==> flow/design.v <==
module URP_PCIE_CRC32_GEN
#(
    parameter   DATA_WIDTH              = 224,
    parameter   CRC_WIDTH               = 32
)
(
    input   wire    [DATA_WIDTH-1:0]    data_i,
    output  logic   [CRC_WIDTH-1:0]     checksum_o
);
    logic           [DATA_WIDTH-1:0]    dividend;
    logic           [CRC_WIDTH-1:0]     crc_temp;
    always_comb begin
        dividend                            = data_i;
        crc_temp                            = 32'h00000000;
        for (int unsigned i = 0; i < DATA_WIDTH; i = i + 1) begin
            if (crc_temp[CRC_WIDTH-1] != dividend[DATA_WIDTH-1]) begin
                crc_temp                        = (crc_temp << 1) ^ 32'h814141AB;
            end 
            else begin
                crc_temp                        = crc_temp << 1;
            end
            dividend                            = dividend << 1;
        end
    end
    assign  checksum_o                  = crc_temp;   
endmodule
module URP_PCIE_RX_DATA_LINK_LAYER (
    input   logic                   clk,
    input   logic                   rst_n,
    input   logic   [267:0]         tlp_data_i,  
    input   logic                   tlp_data_valid_i,  
    output  logic                   tlp_data_ready_o,  
    output  logic   [31:0]          dllp_o,  
    output  logic                   dllp_valid_o,  
    input   logic                   dllp_read_i,  
    output  logic   [223:0]         tlp_data_o,  
    output  logic                   tlp_data_valid_o,  
    input   logic                   tlp_data_ready_i  
);
    logic [31:0]                lcrc_computed;       
    logic [31:0]                lcrc_received;       
    logic                       lcrc_valid;          
    logic [11:0]                sequence_number;     
    logic [11:0]                sequence_expected;   
    logic                       nak_scheduled_flag; 
    logic                       ack_scheduled_flag;
    logic [31:0]                dllp_data_gen;       
    logic lcrc_valid_o;
    logic [267:0] tlp_data_with_crc;
    logic [235:0] tlp_data_no_crc;
    logic [223:0] tlp_data_reg;
    logic valid;
    URP_PCIE_CRC32_GEN #(
        .DATA_WIDTH(236),   
        .CRC_WIDTH(32)      
    ) lcrc_gen (
        .data_i(tlp_data_i[267:32]),  
        .checksum_o(lcrc_computed)                     
    );
    always_comb begin
        lcrc_valid = 1'b1;
        lcrc_received = tlp_data_i[31:0];   
        if (lcrc_computed == lcrc_received) begin
            lcrc_valid = 1'b1;  
        end else begin
            lcrc_valid = 1'b0;
        end
    end
    always_ff @(posedge clk or negedge rst_n) begin
        if (!rst_n) begin
            sequence_expected <= 12'b0;   
            ack_scheduled_flag <= 1'b0;  
            nak_scheduled_flag <= 1'b0;  
            tlp_data_reg <= 223'b0;
            valid <= 1'b0;
            sequence_number <= 12'b0;
        end else if ( tlp_data_valid_i == lcrc_valid ) begin
            sequence_number = tlp_data_i[267:256];  
            if (sequence_number > sequence_expected) begin
                nak_scheduled_flag <= 1'b1;   
                ack_scheduled_flag <= 1'b0;   
                valid <= 1'b0;
            end else if (sequence_number < sequence_expected) begin
                nak_scheduled_flag <= 1'b0;   
                ack_scheduled_flag <= 1'b1;   
                valid <= 1'b1;
            end else if(sequence_number == sequence_expected) begin  
                tlp_data_reg <= tlp_data_i[255:32];
                valid <= 1'b1;
                sequence_expected <= sequence_expected + 1;  
            end
        end
    end
    always_ff @(posedge clk or negedge rst_n) begin
        if (!rst_n) begin
            dllp_data_gen <= 32'd0;
            dllp_valid_o <= 1'b0;
        end else if (tlp_data_valid_i && lcrc_valid) begin
            if (ack_scheduled_flag) begin  
                dllp_data_gen <= {20'b0,sequence_expected-1};  
                dllp_valid_o <= 1'b1;  
            end else if (nak_scheduled_flag) begin  
                dllp_data_gen <= {3'b0, 1'b1, 16'b0, sequence_expected};  
                dllp_valid_o <= 1'b1;  
            end else begin  
                dllp_valid_o <= 1'b0;  
            end
        end
    end
    assign tlp_data_o = tlp_data_reg;   
    assign tlp_data_valid_o = tlp_data_valid_i && lcrc_valid && valid;  
    assign tlp_data_ready_o = tlp_data_ready_i;  
    assign dllp_o = dllp_data_gen;
endmodule
From RTL to reports: URP_PCIE_RX_DATA_LINK_LAYER
Each step is given for the RTL above and for the edited RTL.
"before" refers to lines of the RTL above, "after" to lines of the edited file.
"change": "after" minus "before" as printed here.
{ "inputs": {"top": "URP_PCIE_RX_DATA_LINK_LAYER", "clk_port": "clk", "library": "sky130hd", "pvt_corner": "tt_025C_1v80"} }

The edit
Unified diff, file above to edited file.
The edited RTL no longer does the same as the RTL above: the edit was made by script, with no optimisation intended.
begin of diff
@@ -30,5 +30,5 @@
     input   logic   [267:0]         tlp_data_i,  
     input   logic                   tlp_data_valid_i,  
-    output  logic                   tlp_data_ready_o,  
+    output  logic                   tlp_data_ready_o_o,  
     output  logic   [31:0]          dllp_o,  
     output  logic                   dllp_valid_o,  
@@ -38,4 +38,6 @@
     input   logic                   tlp_data_ready_i  
 );
+    logic tlp_data_ready_o;
+    always_ff @(posedge clk) tlp_data_ready_o_o <= tlp_data_ready_o;
     logic [31:0]                lcrc_computed;       
     logic [31:0]                lcrc_received;       
end of diff

Word level
Counts by Yosys on the flattened word-level netlist (proc, flatten, opt, wreduce; memories kept). Register bits leave out memories and registers merged into their read ports (data or address). Print and check cells are left out. Cells with the same type and inputs are merged into one.
{ "bits": {"columns": ["item", "before", "after", "change"], "rows": [
  ["reg_bits", 272, 273, 1],
  ["input_bits", 273, 273, 0],
  ["output_inout_bits", 259, 259, 0]
]} }
{ "op_classes": {"columns": ["item", "before", "after", "change"], "rows": [
  ["n_logic", 237, 237, 0],
  ["muxes", 248, 248, 0],
  ["equal", 238, 238, 0],
  ["addsub", 2, 2, 0],
  ["n_reduce_logical", 9, 9, 0],
  ["cmp", 2, 2, 0]
]} }
{ "ops": {"columns": ["operator", "before", "after", "change"], "rows": [
  ["32-bit two-way mux", 238, 238, 0],
  ["1-bit inequality test", 235, 235, 0],
  ["11-bit NOT", 235, 235, 0],
  ["1-bit two-way mux", 10, 10, 0],
  ["2-bit AND reduction", 3, 3, 0],
  ["1-bit logical AND", 2, 2, 0],
  ["1-bit NOT", 2, 2, 0],
  ["2-bit nonzero test", 2, 2, 0],
  ["12-bit by 1-bit adder with 12-bit output with constant B", 1, 1, 0],
  ["1-bit equality test", 1, 1, 0],
  ["12-bit equality test", 1, 1, 0],
  ["32-bit equality test", 1, 1, 0],
  ["12-bit greater-than comparator", 1, 1, 0],
  ["12-bit less-than comparator", 1, 1, 0],
  ["4-bit AND reduction", 1, 1, 0],
  ["3-bit nonzero test", 1, 1, 0],
  ["12-bit by 1-bit subtractor with 13-bit output with constant B", 1, 1, 0]
]} }

Longest topological paths
Yosys ltp: most cells in a row. Word level: on the elaborated netlist, between registers, memories and ports. Mapped: between sequential cells and ports; inverters and the memories' decode and read muxes count.
{ "logic_depth": {"columns": ["item", "before", "after", "change"], "rows": [
  ["depth_word", 475, 475, 0],
  ["abc_area", "0", "0", null],
  ["mapped_depth", 47, 48, 1],
  ["ltp_nobuf", 42, 42, 0]
]} }

Netlist
Source: synth_stat.txt of the flow (Yosys; design flattened, memories mapped). It holds for the ABC_AREA given above (unset counts as 0); a run with the other value may have another netlist.
{ "by_type": {"columns": ["cell_type", "before", "after", "change"], "rows": [
  ["sky130_fd_sc_hd__xnor3_1", 542, 504, -38],
  ["sky130_fd_sc_hd__xnor2_1", 681, 644, -37],
  ["sky130_fd_sc_hd__xor2_1", 247, 271, 24],
  ["sky130_fd_sc_hd__xnor2_4", 17, 28, 11],
  ["sky130_fd_sc_hd__xnor3_2", 69, 59, -10],
  ["sky130_fd_sc_hd__xor2_4", 2, 12, 10],
  ["sky130_fd_sc_hd__xnor2_2", 68, 60, -8],
  ["sky130_fd_sc_hd__xor2_2", 25, 33, 8],
  ["sky130_fd_sc_hd__buf_2", 11, 6, -5],
  ["sky130_fd_sc_hd__nand2b_1", 6, 1, -5],
  ["sky130_fd_sc_hd__buf_4", 24, 28, 4],
  ["sky130_fd_sc_hd__mux2i_1", 10, 6, -4],
  ["sky130_fd_sc_hd__and3_1", 7, 3, -4],
  ["sky130_fd_sc_hd__a21o_1", 1, 5, 4],
  ["sky130_fd_sc_hd__inv_1", 20, 17, -3],
  ["sky130_fd_sc_hd__a2bb2oi_1", 3, 0, -3],
  ["sky130_fd_sc_hd__or3_1", 1, 4, 3],
  ["sky130_fd_sc_hd__nor2_1", 12, 10, -2]
]} }
Not every row of either side is listed.
{ "synth_totals": {"columns": ["item", "before", "after", "change"], "rows": [
  ["synth_area_um2", 36596.3, 36024.6, -571.7],
  ["seq_area_um2", 6356.1, 6376.1, 20.0],
  ["mapped_cells", 2949, 2901, -48],
  ["buf_cells", 94, 95, 1],
  ["flip_flops", 254, 255, 1]
]} }
The figures by module come from a second, unflattened synthesis with its own total; it is not the netlist above.
{ "hier_totals": {"columns": ["item", "before", "after", "change"], "rows": [
  ["cells_unflattened", 2507, 2504, -3],
  ["hier_area_um2", 36856.6, 36781.5, -75.1]
]} }
Rows give one instance, submodules left out.
{ "by_module_before": {"columns": ["module", "instances", "n_cells", "mod_seq_area_um2", "mod_area_um2"], "rows": [
  ["URP_PCIE_CRC32_GEN", 1, 1780, 0.0, 26196.4],
  ["URP_PCIE_RX_DATA_LINK_LAYER", 1, 727, 6356.1, 10660.2]
]} }
{ "by_module_after": {"columns": ["module", "instances", "n_cells", "mod_seq_area_um2", "mod_area_um2"], "rows": [
  ["URP_PCIE_CRC32_GEN", 1, 1780, 0.0, 26196.4],
  ["URP_PCIE_RX_DATA_LINK_LAYER", 1, 724, 6376.1, 10585.2]
]} }

Path before layout
Path of least setup slack by OpenSTA after synthesis, without wires, with an ideal clock, recovery checks aside; 20% of the period is set as input and as output delay. Where synthesis merged equal registers, the netlist keeps one of their names.
{ "synth_timing": {"columns": ["item", "before", "after", "change"], "rows": [
  ["path_kind", "input-to-output", "input-to-output", null],
  ["startpoint", "in tlp_data_i[265]", "in tlp_data_i[267]", null],
  ["endpoint", "out tlp_data_valid_o", "out tlp_data_valid_o", null],
  ["arrival_time_ps", 20680, 20418, -262],
  ["driving_pins", 39, 39, 0],
  ["out_delay_ps", 5800, 5800, 0],
  ["slack_ps", 2520, 2782, 262],
  ["path_delay_ps", 14880, 14618, -262],
  ["period_ps", 29000, 29000, 0],
  ["launch_ps", 5800, 5800, 0],
  ["synth_period_reached_ps", 26480, 26218, -262]
]} }
"path_delay_ps" is the arrival time less input delay plus setup time.
A path that ends at an output port has no setup time.
"driving_pins" counts driving pins, that of a launching flip-flop among them; a cell with two outputs on the path counts twice.
"synth_period_reached_ps" is the clock period less the worst setup slack; recovery checks do not enter. This is arithmetic on one report: input and output delays are still those of the set period (20% each).
The rows between start and end are the longest chain of elaborated cells between them; the timing report does not say that the signal goes this way. Where chains are equally long, one stands for them.
Each line given opens the expression or statement behind the cell; cells for indexed reads and writes are added by Yosys, which also makes memories of some case tables.
{ "synth_via_before": {"path_cell_list": "sky130_fd_sc_hd__buf_6 > sky130_fd_sc_hd__xnor2_2 > sky130_fd_sc_hd__xnor3_2 > sky130_fd_sc_hd__xnor2_4 > sky130_fd_sc_hd__xor3_2 > sky130_fd_sc_hd__xnor3_2 > sky130_fd_sc_hd__xor2_2 > sky130_fd_sc_hd__xnor3_2 > sky130_fd_sc_hd__xnor3_2 > sky130_fd_sc_hd__xnor3_1 > sky130_fd_sc_hd__xnor3_2 > sky130_fd_sc_hd__xnor3_2 > sky130_fd_sc_hd__xnor3_1 > sky130_fd_sc_hd__xnor3_2 > sky130_fd_sc_hd__xnor3_2 > sky130_fd_sc_hd__xnor3_1 > sky130_fd_sc_hd__buf_4 > sky130_fd_sc_hd__xnor3_1 > (+3 left out) > sky130_fd_sc_hd__xnor3_2 > sky130_fd_sc_hd__xnor3_1 > sky130_fd_sc_hd__xnor3_2 > sky130_fd_sc_hd__xnor3_2 > sky130_fd_sc_hd__xor3_4 > sky130_fd_sc_hd__xnor3_1 > sky130_fd_sc_hd__xnor3_1 > sky130_fd_sc_hd__xor3_2 > sky130_fd_sc_hd__xnor3_1 > sky130_fd_sc_hd__xor2_2 > sky130_fd_sc_hd__xor2_1 > sky130_fd_sc_hd__xnor3_2 > sky130_fd_sc_hd__xnor2_1 > sky130_fd_sc_hd__or4_1 > sky130_fd_sc_hd__a221o_1 > sky130_fd_sc_hd__a2111oi_2 > sky130_fd_sc_hd__ha_1 > sky130_fd_sc_hd__and2_1", "elab_chain_len": 472, "cells_between": 705} }
{ "synth_rtl_before": {"columns": ["item", "line_no", "text"], "rows": [
  ["from (decl)", 30, "input   logic   [267:0]         tlp_data_i,"],
  ["1-bit inequality test", 16, "if (crc_temp[CRC_WIDTH-1] != dividend[DATA_WIDTH-1]) begin"],
  ["32-bit two-way mux", 16, null],
  ["1-bit inequality test", 16, null],
  ["32-bit two-way mux", 16, null],
  ["11-bit NOT", null, null],
  ["32-bit two-way mux", 16, null],
  ["1-bit inequality test", 16, null],
  ["(+457 left out)", null, null],
  ["11-bit NOT", null, null],
  ["32-bit two-way mux", 16, null],
  ["1-bit inequality test", 16, null],
  ["32-bit two-way mux", 16, null],
  ["32-bit equality test", 63, "if (lcrc_computed == lcrc_received) begin"],
  ["1-bit two-way mux", 63, null],
  ["1-bit logical AND (2 in a row)", 111, "assign tlp_data_valid_o = tlp_data_valid_i && lcrc_valid && valid;"],
  ["to (decl)", 37, "output  logic                   tlp_data_valid_o,"]
]} }
{ "synth_via_after": {"path_cell_list": "sky130_fd_sc_hd__buf_2 > sky130_fd_sc_hd__xnor3_1 > sky130_fd_sc_hd__xor2_4 > sky130_fd_sc_hd__xnor2_4 > sky130_fd_sc_hd__xor3_4 > sky130_fd_sc_hd__xnor3_2 > sky130_fd_sc_hd__xnor3_4 > sky130_fd_sc_hd__xnor3_1 > sky130_fd_sc_hd__buf_6 > sky130_fd_sc_hd__xnor3_2 > sky130_fd_sc_hd__xnor2_4 > sky130_fd_sc_hd__xor2_4 > sky130_fd_sc_hd__xnor3_1 > sky130_fd_sc_hd__xnor3_2 > sky130_fd_sc_hd__xnor3_1 > sky130_fd_sc_hd__xnor3_1 > sky130_fd_sc_hd__xnor2_2 > sky130_fd_sc_hd__xnor3_2 > (+3 left out) > sky130_fd_sc_hd__xnor3_2 > sky130_fd_sc_hd__xnor2_4 > sky130_fd_sc_hd__xnor3_2 > sky130_fd_sc_hd__xnor3_1 > sky130_fd_sc_hd__xnor3_1 > sky130_fd_sc_hd__xor3_1 > sky130_fd_sc_hd__xor2_1 > sky130_fd_sc_hd__xor3_1 > sky130_fd_sc_hd__xnor3_1 > sky130_fd_sc_hd__xnor3_2 > sky130_fd_sc_hd__xnor3_2 > sky130_fd_sc_hd__xor2_1 > sky130_fd_sc_hd__xnor3_1 > sky130_fd_sc_hd__or3_1 > sky130_fd_sc_hd__a22o_1 > sky130_fd_sc_hd__a2111oi_2 > sky130_fd_sc_hd__ha_1 > sky130_fd_sc_hd__and2_1", "elab_chain_len": 475, "cells_between": 710} }
{ "synth_rtl_after": {"columns": ["item", "line_no", "text"], "rows": [
  ["from (decl)", 30, "input   logic   [267:0]         tlp_data_i,"],
  ["32-bit two-way mux", 16, "if (crc_temp[CRC_WIDTH-1] != dividend[DATA_WIDTH-1]) begin"],
  ["1-bit inequality test", 16, null],
  ["32-bit two-way mux", 16, null],
  ["11-bit NOT", null, null],
  ["32-bit two-way mux", 16, null],
  ["1-bit inequality test", 16, null],
  ["32-bit two-way mux", 16, null],
  ["(+460 left out)", null, null],
  ["11-bit NOT", null, null],
  ["32-bit two-way mux", 16, null],
  ["1-bit inequality test", 16, null],
  ["32-bit two-way mux", 16, null],
  ["32-bit equality test", 65, "if (lcrc_computed == lcrc_received) begin"],
  ["1-bit two-way mux", 65, null],
  ["1-bit logical AND (2 in a row)", 113, "assign tlp_data_valid_o = tlp_data_valid_i && lcrc_valid && valid;"],
  ["to (decl)", 37, "output  logic                   tlp_data_valid_o,"]
]} }

Path in the finished layout
From the final timing report of the runs of set A: the path of least setup slack in the routed layout; clock arrival at registers is part of the times.
The report prints the path's times to 10 ps; the period is as set.
{ "layout_timing": {"columns": ["item", "before", "after", "change"], "rows": [
  ["path_kind", "input-to-output", "input-to-output", null],
  ["startpoint", "in tlp_data_i[263]", "in tlp_data_i[255]", null],
  ["endpoint", "out tlp_data_valid_o", "out tlp_data_valid_o", null],
  ["out_delay_ps", 5800, 5800, 0],
  ["period_ps", 29000, 29000, 0],
  ["slack_ps", 590, 420, -170],
  ["launch_ps", 5800, 5800, 0],
  ["arrival_time_ps", 22610, 22780, 170],
  ["driving_pins", 42, 41, -1]
]} }
The rows between start and end are the longest chain of elaborated cells between them; the timing report does not say that the signal goes this way. Where chains are equally long, one stands for them.
{ "layout_via_before": {"path_cell_list": "sky130_fd_sc_hd__clkdlybuf4s50_1 > sky130_fd_sc_hd__xnor3_1 > sky130_fd_sc_hd__xnor2_4 > sky130_fd_sc_hd__xnor2_2 > sky130_fd_sc_hd__xnor3_1 > sky130_fd_sc_hd__xnor3_2 > sky130_fd_sc_hd__xnor2_2 > sky130_fd_sc_hd__xnor3_2 > sky130_fd_sc_hd__xnor3_1 > sky130_fd_sc_hd__xnor3_2 > sky130_fd_sc_hd__xnor3_1 > sky130_fd_sc_hd__xnor3_1 > sky130_fd_sc_hd__xnor3_1 > sky130_fd_sc_hd__xnor3_1 > sky130_fd_sc_hd__xnor3_1 > sky130_fd_sc_hd__buf_4 > sky130_fd_sc_hd__xnor2_1 > sky130_fd_sc_hd__xnor3_1 > (+6 left out) > sky130_fd_sc_hd__xor3_1 > sky130_fd_sc_hd__xnor3_1 > sky130_fd_sc_hd__xnor3_2 > sky130_fd_sc_hd__xnor3_1 > sky130_fd_sc_hd__xor3_1 > sky130_fd_sc_hd__xnor3_1 > sky130_fd_sc_hd__xnor3_1 > sky130_fd_sc_hd__xnor2_1 > sky130_fd_sc_hd__xor2_1 > sky130_fd_sc_hd__xnor3_2 > sky130_fd_sc_hd__xnor2_1 > sky130_fd_sc_hd__or4_1 > sky130_fd_sc_hd__a221o_1 > sky130_fd_sc_hd__a2111oi_4 > sky130_fd_sc_hd__buf_4 > sky130_fd_sc_hd__ha_1 > sky130_fd_sc_hd__and2_1 > sky130_fd_sc_hd__clkdlybuf4s50_1", "elab_chain_len": 468, "cells_between": 699} }
{ "layout_rtl_before": {"columns": ["item", "line_no", "text"], "rows": [
  ["from (decl)", 30, "input   logic   [267:0]         tlp_data_i,"],
  ["1-bit inequality test", 16, "if (crc_temp[CRC_WIDTH-1] != dividend[DATA_WIDTH-1]) begin"],
  ["32-bit two-way mux", 16, null],
  ["1-bit inequality test", 16, null],
  ["32-bit two-way mux", 16, null],
  ["11-bit NOT", null, null],
  ["32-bit two-way mux", 16, null],
  ["1-bit inequality test", 16, null],
  ["(+453 left out)", null, null],
  ["11-bit NOT", null, null],
  ["32-bit two-way mux", 16, null],
  ["1-bit inequality test", 16, null],
  ["32-bit two-way mux", 16, null],
  ["32-bit equality test", 63, "if (lcrc_computed == lcrc_received) begin"],
  ["1-bit two-way mux", 63, null],
  ["1-bit logical AND (2 in a row)", 111, "assign tlp_data_valid_o = tlp_data_valid_i && lcrc_valid && valid;"],
  ["to (decl)", 37, "output  logic                   tlp_data_valid_o,"]
]} }
{ "layout_via_after": {"path_cell_list": "sky130_fd_sc_hd__clkdlybuf4s50_1 > sky130_fd_sc_hd__xnor3_2 > sky130_fd_sc_hd__xnor2_4 > sky130_fd_sc_hd__buf_4 > sky130_fd_sc_hd__xor2_1 > sky130_fd_sc_hd__xnor3_1 > sky130_fd_sc_hd__xor3_1 > sky130_fd_sc_hd__xnor3_1 > sky130_fd_sc_hd__xnor3_1 > sky130_fd_sc_hd__xnor2_2 > sky130_fd_sc_hd__xnor3_1 > sky130_fd_sc_hd__xnor3_2 > sky130_fd_sc_hd__xnor3_1 > sky130_fd_sc_hd__xor2_1 > sky130_fd_sc_hd__xor3_1 > sky130_fd_sc_hd__xnor3_1 > sky130_fd_sc_hd__xnor3_1 > sky130_fd_sc_hd__xnor3_1 > (+5 left out) > sky130_fd_sc_hd__xnor3_1 > sky130_fd_sc_hd__xnor3_2 > sky130_fd_sc_hd__xnor2_2 > sky130_fd_sc_hd__xnor3_2 > sky130_fd_sc_hd__xor3_1 > sky130_fd_sc_hd__xor3_1 > sky130_fd_sc_hd__xnor3_1 > sky130_fd_sc_hd__xnor3_2 > sky130_fd_sc_hd__xnor3_2 > sky130_fd_sc_hd__xor2_1 > sky130_fd_sc_hd__xnor3_1 > sky130_fd_sc_hd__or3_1 > sky130_fd_sc_hd__a22o_1 > sky130_fd_sc_hd__a2111oi_2 > sky130_fd_sc_hd__buf_4 > sky130_fd_sc_hd__ha_1 > sky130_fd_sc_hd__and2_1 > sky130_fd_sc_hd__clkdlybuf4s50_1", "elab_chain_len": 452, "cells_between": 675} }
{ "layout_rtl_after": {"columns": ["item", "line_no", "text"], "rows": [
  ["from (decl)", 30, "input   logic   [267:0]         tlp_data_i,"],
  ["1-bit inequality test", 16, "if (crc_temp[CRC_WIDTH-1] != dividend[DATA_WIDTH-1]) begin"],
  ["32-bit two-way mux", 16, null],
  ["1-bit inequality test", 16, null],
  ["32-bit two-way mux", 16, null],
  ["11-bit NOT", null, null],
  ["32-bit two-way mux", 16, null],
  ["1-bit inequality test", 16, null],
  ["(+437 left out)", null, null],
  ["11-bit NOT", null, null],
  ["32-bit two-way mux", 16, null],
  ["1-bit inequality test", 16, null],
  ["32-bit two-way mux", 16, null],
  ["32-bit equality test", 65, "if (lcrc_computed == lcrc_received) begin"],
  ["1-bit two-way mux", 65, null],
  ["1-bit logical AND (2 in a row)", 113, "assign tlp_data_valid_o = tlp_data_valid_i && lcrc_valid && valid;"],
  ["to (decl)", 37, "output  logic                   tlp_data_valid_o,"]
]} }

Layout results
Runs of the flow (Yosys, OpenROAD) on both versions; the two runs of a pair have the same settings. The constraints put input and output delay at 20% of the set period each and load the outputs with 0.01 pF.
{ "flow_settings_set_A": {"period_ns": 29.0, "CAP_MARGIN": 20, "CORE_MARGIN": 2, "CORE_UTILIZATION": 40, "SLEW_MARGIN": 20} }
{ "measured_set_A": {"columns": ["item", "before", "after", "change"], "rows": [
  ["final_setup_tns_ps", 0, 0, 0],
  ["hold_worst_slack_ps", 470, 472, 2],
  ["timing.setup.ws_ps", 588, 425, -163],
  ["synthArea_um2", 36596.3, 36024.6, -571.7],
  ["utilization_pct", 53.5, 50.5, -3.0],
  ["total_die_area_um2", 93926.9, 92476.8, -1450.1],
  ["period_less_ws_ps", 28412, 28575, 163]
]} }
{ "flow_settings_set_B": {"CELL_PAD_IN_SITES_DETAIL_PLACEMENT": 0, "CORE_UTILIZATION": 44, "CTS_CLUSTER_SIZE": 86, "MIN_ROUTING_LAYER": "met2", "PLACE_DENSITY_LB_ADDON": 0.14, "SETUP_SLACK_MARGIN": 5.0, "period_ns": 36.4, "CAP_MARGIN": 20, "CORE_MARGIN": 2, "SLEW_MARGIN": 20} }
{ "measured_set_B": {"columns": ["item", "before", "after", "change"], "rows": [
  ["final_setup_tns_ps", 0, 0, 0],
  ["hold_worst_slack_ps", 474, 472, -2],
  ["timing.setup.ws_ps", 5142, 5217, 75],
  ["synthArea_um2", 36596.3, 36024.6, -571.7],
  ["utilization_pct", 59.2, 59.3, 0.1],
  ["total_die_area_um2", 85497.8, 84178.3, -1319.5],
  ["period_less_ws_ps", 31258, 31183, -75]
]} }
"period_less_ws_ps" is the run's clock period less its worst setup slack. It is reckoned from that one timing run; input and output delays stay at 20% of the period that was set.
